==> flow/design.v <==
module alu #(
	parameter DATA_WIDTH = 32,
	parameter INST_WIDTH = 4
)(
	input                   i_clk,
	input                   i_rst_n,
	input  [DATA_WIDTH-1:0] i_data_a,
	input  [DATA_WIDTH-1:0] i_data_b,
	input  [INST_WIDTH-1:0] i_inst,
	input                   i_valid,
	output [DATA_WIDTH-1:0] o_data,
	output                  o_overflow,
	output                  o_valid
);
	reg [DATA_WIDTH - 1:0] o_data_r, o_data_w;
	reg o_overflow_r, o_overflow_w;
	reg o_valid_r, o_valid_w;
	reg [2 * DATA_WIDTH - 1:0] o_mul_temp;
	integer i;
	assign o_data = o_data_r;
	assign o_overflow = o_overflow_r;
	assign o_valid = o_valid_r;
	always @(*) begin
		if (i_valid) begin
			case (i_inst)
				4'd0: begin
					o_data_w = i_data_a + i_data_b;
					if (i_data_a[DATA_WIDTH - 1] && i_data_b[DATA_WIDTH - 1] && ~o_data_w[DATA_WIDTH - 1]) begin
						o_overflow_w = 1;
					end
					else if (~i_data_a[DATA_WIDTH - 1] && ~i_data_b[DATA_WIDTH - 1] && o_data_w[DATA_WIDTH - 1]) begin
						o_overflow_w = 1;
					end
					else begin
						o_overflow_w = 0;
					end
					o_valid_w = 1;
				end
				4'd1: begin
					o_data_w = i_data_a - i_data_b;
					if (~i_data_a[DATA_WIDTH - 1] && i_data_b[DATA_WIDTH - 1] && o_data_w[DATA_WIDTH - 1]) begin
						o_overflow_w = 1;
					end
					else if (i_data_a[DATA_WIDTH - 1] && ~i_data_b[DATA_WIDTH - 1] && ~o_data_w[DATA_WIDTH - 1]) begin
						o_overflow_w = 1;
					end
					else begin
						o_overflow_w = 0;
					end
					o_valid_w = 1;
				end
				4'd2: begin
					o_data_w = i_data_a * i_data_b;
					if ((i_data_a[DATA_WIDTH - 1] == i_data_b[DATA_WIDTH - 1]) && o_data_w[DATA_WIDTH - 1]) begin
						o_overflow_w = 1;
					end
					else if ((i_data_a[DATA_WIDTH - 1] != i_data_b[DATA_WIDTH - 1]) && ~o_data_w[DATA_WIDTH - 1]) begin
						o_overflow_w = 1;
					end
					else begin
						o_overflow_w = 0;
					end
					o_valid_w = 1;
				end
				4'd3: begin
					if (~i_data_a[DATA_WIDTH - 1] && i_data_b[DATA_WIDTH - 1]) begin
						o_data_w = i_data_a;
					end
					else if (i_data_a[DATA_WIDTH - 1] && ~i_data_b[DATA_WIDTH - 1]) begin
						o_data_w = i_data_b;
					end
					else if (i_data_a > i_data_b) begin
						o_data_w = i_data_a;
					end
					else begin
						o_data_w = i_data_b;
					end
					o_overflow_w = 0;
					o_valid_w = 1;
				end
				4'd4: begin
					if (~i_data_a[DATA_WIDTH - 1] && i_data_b[DATA_WIDTH - 1]) begin
						o_data_w = i_data_b;
					end
					else if (i_data_a[DATA_WIDTH - 1] && ~i_data_b[DATA_WIDTH - 1]) begin
						o_data_w = i_data_a;
					end
					else if (i_data_a < i_data_b) begin
						o_data_w = i_data_a;
					end
					else begin
						o_data_w = i_data_b;
					end
					o_overflow_w = 0;
					o_valid_w = 1;
				end
				4'd5: begin
					{o_overflow_w, o_data_w} = i_data_a + i_data_b;
					o_valid_w = 1;
				end
				4'd6: begin
					o_data_w = i_data_a - i_data_b;
					if (i_data_a < i_data_b) begin
						o_overflow_w = 1;
					end
					else begin
						o_overflow_w = 0;
					end
					o_valid_w = 1;
				end
				4'd7: begin
					o_mul_temp = i_data_a * i_data_b;
					o_overflow_w = 0;
					for (i = DATA_WIDTH; i < 2 * DATA_WIDTH; i = i + 1) begin
						if (o_mul_temp[i]) begin
							o_overflow_w = 1;
						end
					end
					o_data_w = o_mul_temp[DATA_WIDTH - 1:0];
					o_valid_w = 1;
				end
				4'd8: begin
					if (i_data_a > i_data_b) begin
						o_data_w = i_data_a;
					end
					else begin
						o_data_w = i_data_b;
					end
					o_overflow_w = 0;
					o_valid_w = 1;
				end
				4'd9: begin
					if (i_data_a < i_data_b) begin
						o_data_w = i_data_a;
					end
					else begin
						o_data_w = i_data_b;
					end
					o_overflow_w = 0;
					o_valid_w = 1;
				end
				4'd10: begin
					o_data_w = i_data_a & i_data_b;
					o_overflow_w = 0;
					o_valid_w = 1;
				end
				4'd11: begin
					o_data_w = i_data_a | i_data_b;
					o_overflow_w = 0;
					o_valid_w = 1;
				end
				4'd12: begin
					o_data_w = (i_data_a & ~i_data_b) | (~i_data_a & i_data_b);
					o_overflow_w = 0;
					o_valid_w = 1;
				end
				4'd13: begin
					o_data_w = ~i_data_a;
					o_overflow_w = 0;
					o_valid_w = 1;
				end
				4'd14: begin
					for (i = 0; i < DATA_WIDTH; i = i + 1) begin
						o_data_w[i] = i_data_a[DATA_WIDTH - 1 - i];
					end
					o_overflow_w = 0;
					o_valid_w = 1;
				end
				default: begin
					o_overflow_w = 0;
					o_data_w = 0;
					o_valid_w = 1;
				end
			endcase
		end
		else begin
			o_overflow_w = 0;
			o_data_w = 0;
			o_valid_w = 0;
		end
	end
	always @(posedge i_clk or negedge i_rst_n) begin
		if (~i_rst_n) begin
			o_data_r <= 0;
			o_overflow_r <= 0;
			o_valid_r <= 0;
		end
		else begin
			o_data_r <= o_data_w;
			o_overflow_r <= o_overflow_w;
			o_valid_r <= o_valid_w;
		end
	end
endmodule
# From RTL to reports: alu
# Tool output for the design above before and after an edit, in the order of the flow.
# Lines under "before" count in the file above, lines under "after" in the edited file.
# "change" is "after" less "before", of the values as shown; "rel_change_pct" is that difference over "before", in percent.
# Library cell names are shortened.
# Not given: -
[design]
top = "alu"
clock = "i_clk"
cell_library = "sky130hd"
corner = "tt_025C_1v80"

# Diff
# Unified diff, file above to edited file.
# This change comes from a script, not from a designer. No optimisation was intended, and the edited design may behave differently.
# begin of diff
@@ -9,5 +9,5 @@
 	input  [INST_WIDTH-1:0] i_inst,
 	input                   i_valid,
-	output [DATA_WIDTH-1:0] o_data,
+	output [DATA_WIDTH/2-1:0] o_data,
 	output                  o_overflow,
 	output                  o_valid
# end of diff

# Word level
# Yosys after proc, flatten, opt, wreduce and memory -nomap, before mapping. Enables and synchronous resets that opt folds into registers are not counted as muxes. Memory bits, and registers merged into a memory's read port (data or address), are not among the register bits. Print and check cells are not counted.
[op_classes]
columns = ["item", "before", "after", "change", "rel_change_pct"]
rows = [
  ["n_addsub", 3, 3, 0, 0.00],
  ["multipliers", 2, 2, 0, 0.00],
  ["compare", 2, 2, 0, 0.00],
  ["equal", 16, 16, 0, 0.00],
  ["mux", 81, 65, -16, -19.75],
  ["logic", 12, 12, 0, 0.00],
  ["n_reduce_logical", 12, 12, 0, 0.00],
]
[op_table]
columns = ["operator", "before", "after", "change", "rel_change_pct"]
rows = [
  ["1-bit parallel mux with 14-bit select", 32, 16, -16, -50.00],
  ["32-bit two-way mux", 7, 6, -1, -14.29],
  ["16-bit two-way mux", 0, 1, 1, "-"],
]
# Operator kinds equal on both sides are left out: 22.
[word_totals]
columns = ["item", "before", "after", "change", "rel_change_pct"]
rows = [
  ["register_bits", 34, 18, -16, -47.06],
  ["input_bits", 71, 71, 0, 0.00],
]

# Depth
# Longest topological path by Yosys (ltp), each cell counted once; first at word level (registers and memories cut), then after technology mapping (sequential cells cut; the memories' decode and read muxes count).
[logic_depth]
columns = ["item", "before", "after", "change", "rel_change_pct"]
rows = [
  ["ltp_word", 35, 35, 0, 0.00],
  ["abc_area", "0", "0", "-", "-"],
  ["mapped_depth", 36, 32, -4, -11.11],
]

# Mapped cells and area
# Yosys stat after the flow's synthesis: flattened, memories mapped to cells. It holds for the ABC_AREA given above (unset counts as 0); a run with the other value may have another netlist.
[types]
columns = ["type", "before", "after", "change", "rel_change_pct"]
rows = [
  ["nor2_1", 929, 467, -462, -49.73],
  ["and2_1", 8, 389, 381, 4762.50],
  ["a21oi_1", 222, 136, -86, -38.74],
  ["clkbuf_1", 249, 204, -45, -18.07],
  ["nand2_1", 390, 357, -33, -8.46],
  ["o21ai_0", 159, 128, -31, -19.50],
  ["buf_1", 61, 34, -27, -44.26],
  ["xnor2_1", 39, 16, -23, -58.97],
  ["inv_1", 967, 948, -19, -1.96],
  ["o221ai_1", 43, 24, -19, -44.19],
  ["a221oi_1", 25, 8, -17, -68.00],
  ["ha_1", 361, 345, -16, -4.43],
  ["dfrtp_1", 34, 18, -16, -47.06],
  ["o22ai_1", 29, 14, -15, -51.72],
  ["o31ai_1", 27, 12, -15, -55.56],
  ["nand3_1", 24, 39, 15, 62.50],
  ["xor2_1", 24, 11, -13, -54.17],
  ["a21o_1", 28, 19, -9, -32.14],
]
# Cell types equal on both sides are left out: 11.
# The list need not be complete.
[mapped]
columns = ["item", "before", "after", "change", "rel_change_pct"]
rows = [
  ["mapped_cells", 4961, 4521, -440, -8.87],
  ["synth_area_um2", 40106.0, 38419.3, -1686.7, -4.21],
  ["sequential_area_um2", 850.8, 450.4, -400.4, -47.06],
  ["ffs", 34, 18, -16, -47.06],
]

# Path before layout
# Source: OpenSTA report_checks on the synthesized netlist (no wires, ideal clock, input and output delay 20% of the period each), path of least setup slack; recovery checks are left aside. Register names are those of the netlist, which keeps one name where synthesis merged equal registers.
[synth_path]
columns = ["item", "before", "after", "change", "rel_change_pct"]
rows = [
  ["path_kind", "input -> register", "input -> register", "-", "-"],
  ["start", "input i_data_b[11]", "input i_data_a[14]", "-", "-"],
  ["end", "register o_overflow_r", "register o_overflow_r", "-", "-"],
  ["clock_period_ns", 12.0, 12.0, 0.0, 0.00],
  ["input_delay_ns", 2.400, 2.400, 0.000, 0.00],
  ["t_arrival_ns", 10.240, 9.798, -0.442, -4.32],
  ["setup_slack_ns", 1.631, 2.071, 0.440, "-"],
  ["delay_ns", 7.969, 7.529, -0.440, -5.52],
  ["driving_pins", 28, 30, 2, 7.14],
  ["synth_period_reached_ns", 10.369, 9.929, -0.440, -4.24],
]
# "delay_ns" = arrival - input delay + setup time.
# "driving_pins" counts driving pins, that of a launching flip-flop among them; a cell with two outputs on the path counts twice.
# "synth_period_reached_ns" is the clock period less the worst setup slack; recovery checks do not enter. This is arithmetic on one report: input and output delays are still those of the set period (20% each).
# Between the ends stands the longest chain of elaborated cells between them, by number of cells; it is not shown to be the way that was timed. Of several equally long chains one is given.
# A line is the first line of the expression or statement that the cell stems from. Yosys adds cells for indexed reads and writes and turns some case tables into memories.
[synth_between_before]
cell_sequence = "clkbuf_1 -> inv_1 -> clkbuf_1 -> buf_1 -> nor2_1 -> fa_1 -> inv_1 -> fa_1 -> fa_1 -> fa_1 -> fa_1 -> inv_1 -> fa_1 -> fa_1 -> fa_1 -> ha_1 -> nand2_1 -> nor4_1 -> inv_1 -> or4_1 -> o21ai_2 -> a31o_4 -> xor2_1 -> or4_1 -> nor4_1 -> and4_1 -> and4_1 -> o22ai_1"
elab_chain_cells = 35
[synth_lines_before]
columns = ["item", "line", "text"]
rows = [
  ["start: declaration", 8, "input [DATA_WIDTH-1:0] i_data_b,"],
  ["32-bit by 32-bit multiplier with 64-bit output", 112, "o_mul_temp = i_data_a * i_data_b;"],
  ["1-bit two-way mux (32 in a row)", 115, "if (o_mul_temp[i]) begin"],
  ["1-bit parallel mux with 6-bit select", 25, "case (i_inst)"],
  ["1-bit two-way mux", 24, "if (i_valid) begin"],
  ["end: assignment", 185, "o_overflow_r <= 0;"],
  ["end: assignment", 190, "o_overflow_r <= o_overflow_w;"],
  ["end: declaration", 16, "reg o_overflow_r, o_overflow_w;"],
]
[synth_between_after]
cell_sequence = "clkbuf_1 -> clkinv_1 -> buf_1 -> nor2_1 -> fa_1 -> inv_1 -> fa_1 -> fa_1 -> fa_1 -> inv_1 -> fa_1 -> inv_1 -> fa_1 -> inv_1 -> fa_1 -> inv_1 -> fa_1 -> inv_1 -> ha_1 -> and4_1 -> and2_1 -> o41ai_1 -> and3_1 -> a21oi_1 -> a31o_2 -> or4b_1 -> nor4_2 -> nand4_1 -> and3b_1 -> o211ai_1"
elab_chain_cells = 35
[synth_lines_after]
columns = ["item", "line", "text"]
rows = [
  ["start: declaration", 7, "input [DATA_WIDTH-1:0] i_data_a,"],
  ["32-bit by 32-bit multiplier with 64-bit output", 112, "o_mul_temp = i_data_a * i_data_b;"],
  ["1-bit two-way mux (32 in a row)", 115, "if (o_mul_temp[i]) begin"],
  ["1-bit parallel mux with 6-bit select", 25, "case (i_inst)"],
  ["1-bit two-way mux", 24, "if (i_valid) begin"],
  ["end: assignment", 185, "o_overflow_r <= 0;"],
  ["end: assignment", 190, "o_overflow_r <= o_overflow_w;"],
  ["end: declaration", 16, "reg o_overflow_r, o_overflow_w;"],
]

# Worst path after layout
# From the final timing report of the runs of pair A: the path of least setup slack in the routed layout; clock arrival at registers is part of the times.
[layout_path]
columns = ["item", "before", "after", "change", "rel_change_pct"]
rows = [
  ["path_kind", "input -> register", "input -> register", "-", "-"],
  ["start", "input i_data_a[16]", "input i_data_a[13]", "-", "-"],
  ["end", "register o_overflow_r", "register o_overflow_r", "-", "-"],
  ["clock_period_ns", 11.8, 11.8, 0.0, 0.00],
  ["input_delay_ns", 2.36, 2.36, 0.00, 0.00],
  ["t_arrival_ns", 11.60, 11.31, -0.29, -2.50],
  ["setup_slack_ns", 0.35, 0.62, 0.27, "-"],
  ["driving_pins", 27, 25, -2, -7.41],
]
# Between the ends stands the longest chain of elaborated cells between them, by number of cells; it is not shown to be the way that was timed. Of several equally long chains one is given.
[layout_between_before]
cell_sequence = "clkdlybuf4s50_1 -> inv_1 -> buf_4 -> nor2_1 -> fa_1 -> inv_1 -> fa_1 -> fa_1 -> fa_1 -> inv_1 -> fa_1 -> fa_1 -> fa_1 -> fa_1 -> ha_1 -> a21oi_1 -> o21a_1 -> o311ai_0 -> o21ai_1 -> nand2_1 -> a21oi_1 -> xnor2_1 -> or4_1 -> nor4_1 -> and4_1 -> and4_1 -> o22ai_1"
elab_chain_cells = 35
[layout_lines_before]
columns = ["item", "line", "text"]
rows = [
  ["start: declaration", 7, "input [DATA_WIDTH-1:0] i_data_a,"],
  ["32-bit by 32-bit multiplier with 64-bit output", 112, "o_mul_temp = i_data_a * i_data_b;"],
  ["1-bit two-way mux (32 in a row)", 115, "if (o_mul_temp[i]) begin"],
  ["1-bit parallel mux with 6-bit select", 25, "case (i_inst)"],
  ["1-bit two-way mux", 24, "if (i_valid) begin"],
  ["end: assignment", 185, "o_overflow_r <= 0;"],
  ["end: assignment", 190, "o_overflow_r <= o_overflow_w;"],
  ["end: declaration", 16, "reg o_overflow_r, o_overflow_w;"],
]
[layout_between_after]
cell_sequence = "clkdlybuf4s50_1 -> clkinv_1 -> nor2_1 -> fa_1 -> fa_1 -> inv_1 -> fa_1 -> fa_1 -> inv_1 -> fa_1 -> fa_1 -> fa_1 -> fa_1 -> ha_1 -> nand3_1 -> nor4_1 -> nand2_1 -> a21oi_1 -> a211oi_4 -> mux2i_1 -> or4b_1 -> nor4_2 -> nand4_1 -> and3b_1 -> o211ai_1"
elab_chain_cells = 35
[layout_lines_after]
columns = ["item", "line", "text"]
rows = [
  ["start: declaration", 7, "input [DATA_WIDTH-1:0] i_data_a,"],
  ["32-bit by 32-bit multiplier with 64-bit output", 112, "o_mul_temp = i_data_a * i_data_b;"],
  ["1-bit two-way mux (32 in a row)", 115, "if (o_mul_temp[i]) begin"],
  ["1-bit parallel mux with 6-bit select", 25, "case (i_inst)"],
  ["1-bit two-way mux", 24, "if (i_valid) begin"],
  ["end: assignment", 185, "o_overflow_r <= 0;"],
  ["end: assignment", 190, "o_overflow_r <= o_overflow_w;"],
  ["end: declaration", 16, "reg o_overflow_r, o_overflow_w;"],
]

# Layout results
# Runs of the flow (Yosys, OpenROAD) on both versions; the two runs of a pair have the same settings. The constraints put input and output delay at 20% of the set period each and load the outputs with 0.01 pF.
[settings_pair_A]
CORE_UTILIZATION = 40
period_ns = 11.8
CAP_MARGIN = 20
CORE_MARGIN = 2
SLEW_MARGIN = 20
[results_pair_A]
columns = ["item", "before", "after", "change", "rel_change_pct"]
rows = [
  ["synth_chip_area_um2", 40106.0, 38419.3, -1686.7, -4.21],
  ["final_die_area_um2", 102813.0, 98542.6, -4270.4, -4.15],
  ["finalCellArea_um2", 43892.1, 41458.5, -2433.6, -5.54],
  ["final_util_pct", 44.0, 43.6, -0.4, "-"],
  ["final_setup_ws_ns", 0.347, 0.622, 0.275, "-"],
  ["fin_tns_ns", 0.000, 0.000, 0.000, "-"],
  ["period_less_ws_ns", 11.453, 11.178, -0.275, -2.40],
]
[settings_pair_B]
ABC_AREA = 1
CAP_MARGIN = 35
CORE_ASPECT_RATIO = 1.59
CORE_UTILIZATION = 61
GPL_ROUTABILITY_DRIVEN = 1
GPL_TIMING_DRIVEN = 0
PLACE_DENSITY = 0.74
SETUP_SLACK_MARGIN = 1.3
TNS_END_PERCENT = 20
period_ns = 13.9
CORE_MARGIN = 2
SLEW_MARGIN = 20
[results_pair_B]
columns = ["item", "before", "after", "change", "rel_change_pct"]
rows = [
  ["synth_chip_area_um2", 45917.8, 41773.8, -4144.0, -9.02],
  ["final_die_area_um2", 77545.9, 70647.4, -6898.5, -8.90],
  ["finalCellArea_um2", 49497.5, 44575.3, -4922.2, -9.94],
  ["final_util_pct", 66.5, 65.4, -1.1, "-"],
  ["final_setup_ws_ns", 1.466, 1.802, 0.336, "-"],
  ["fin_tns_ns", 0.000, 0.000, 0.000, "-"],
  ["period_less_ws_ns", 12.434, 12.098, -0.336, -2.70],
]
# "period_less_ws_ns" means the clock period less the worst setup slack. The figure is calculated, with input and output delays left at 20% of the set period.
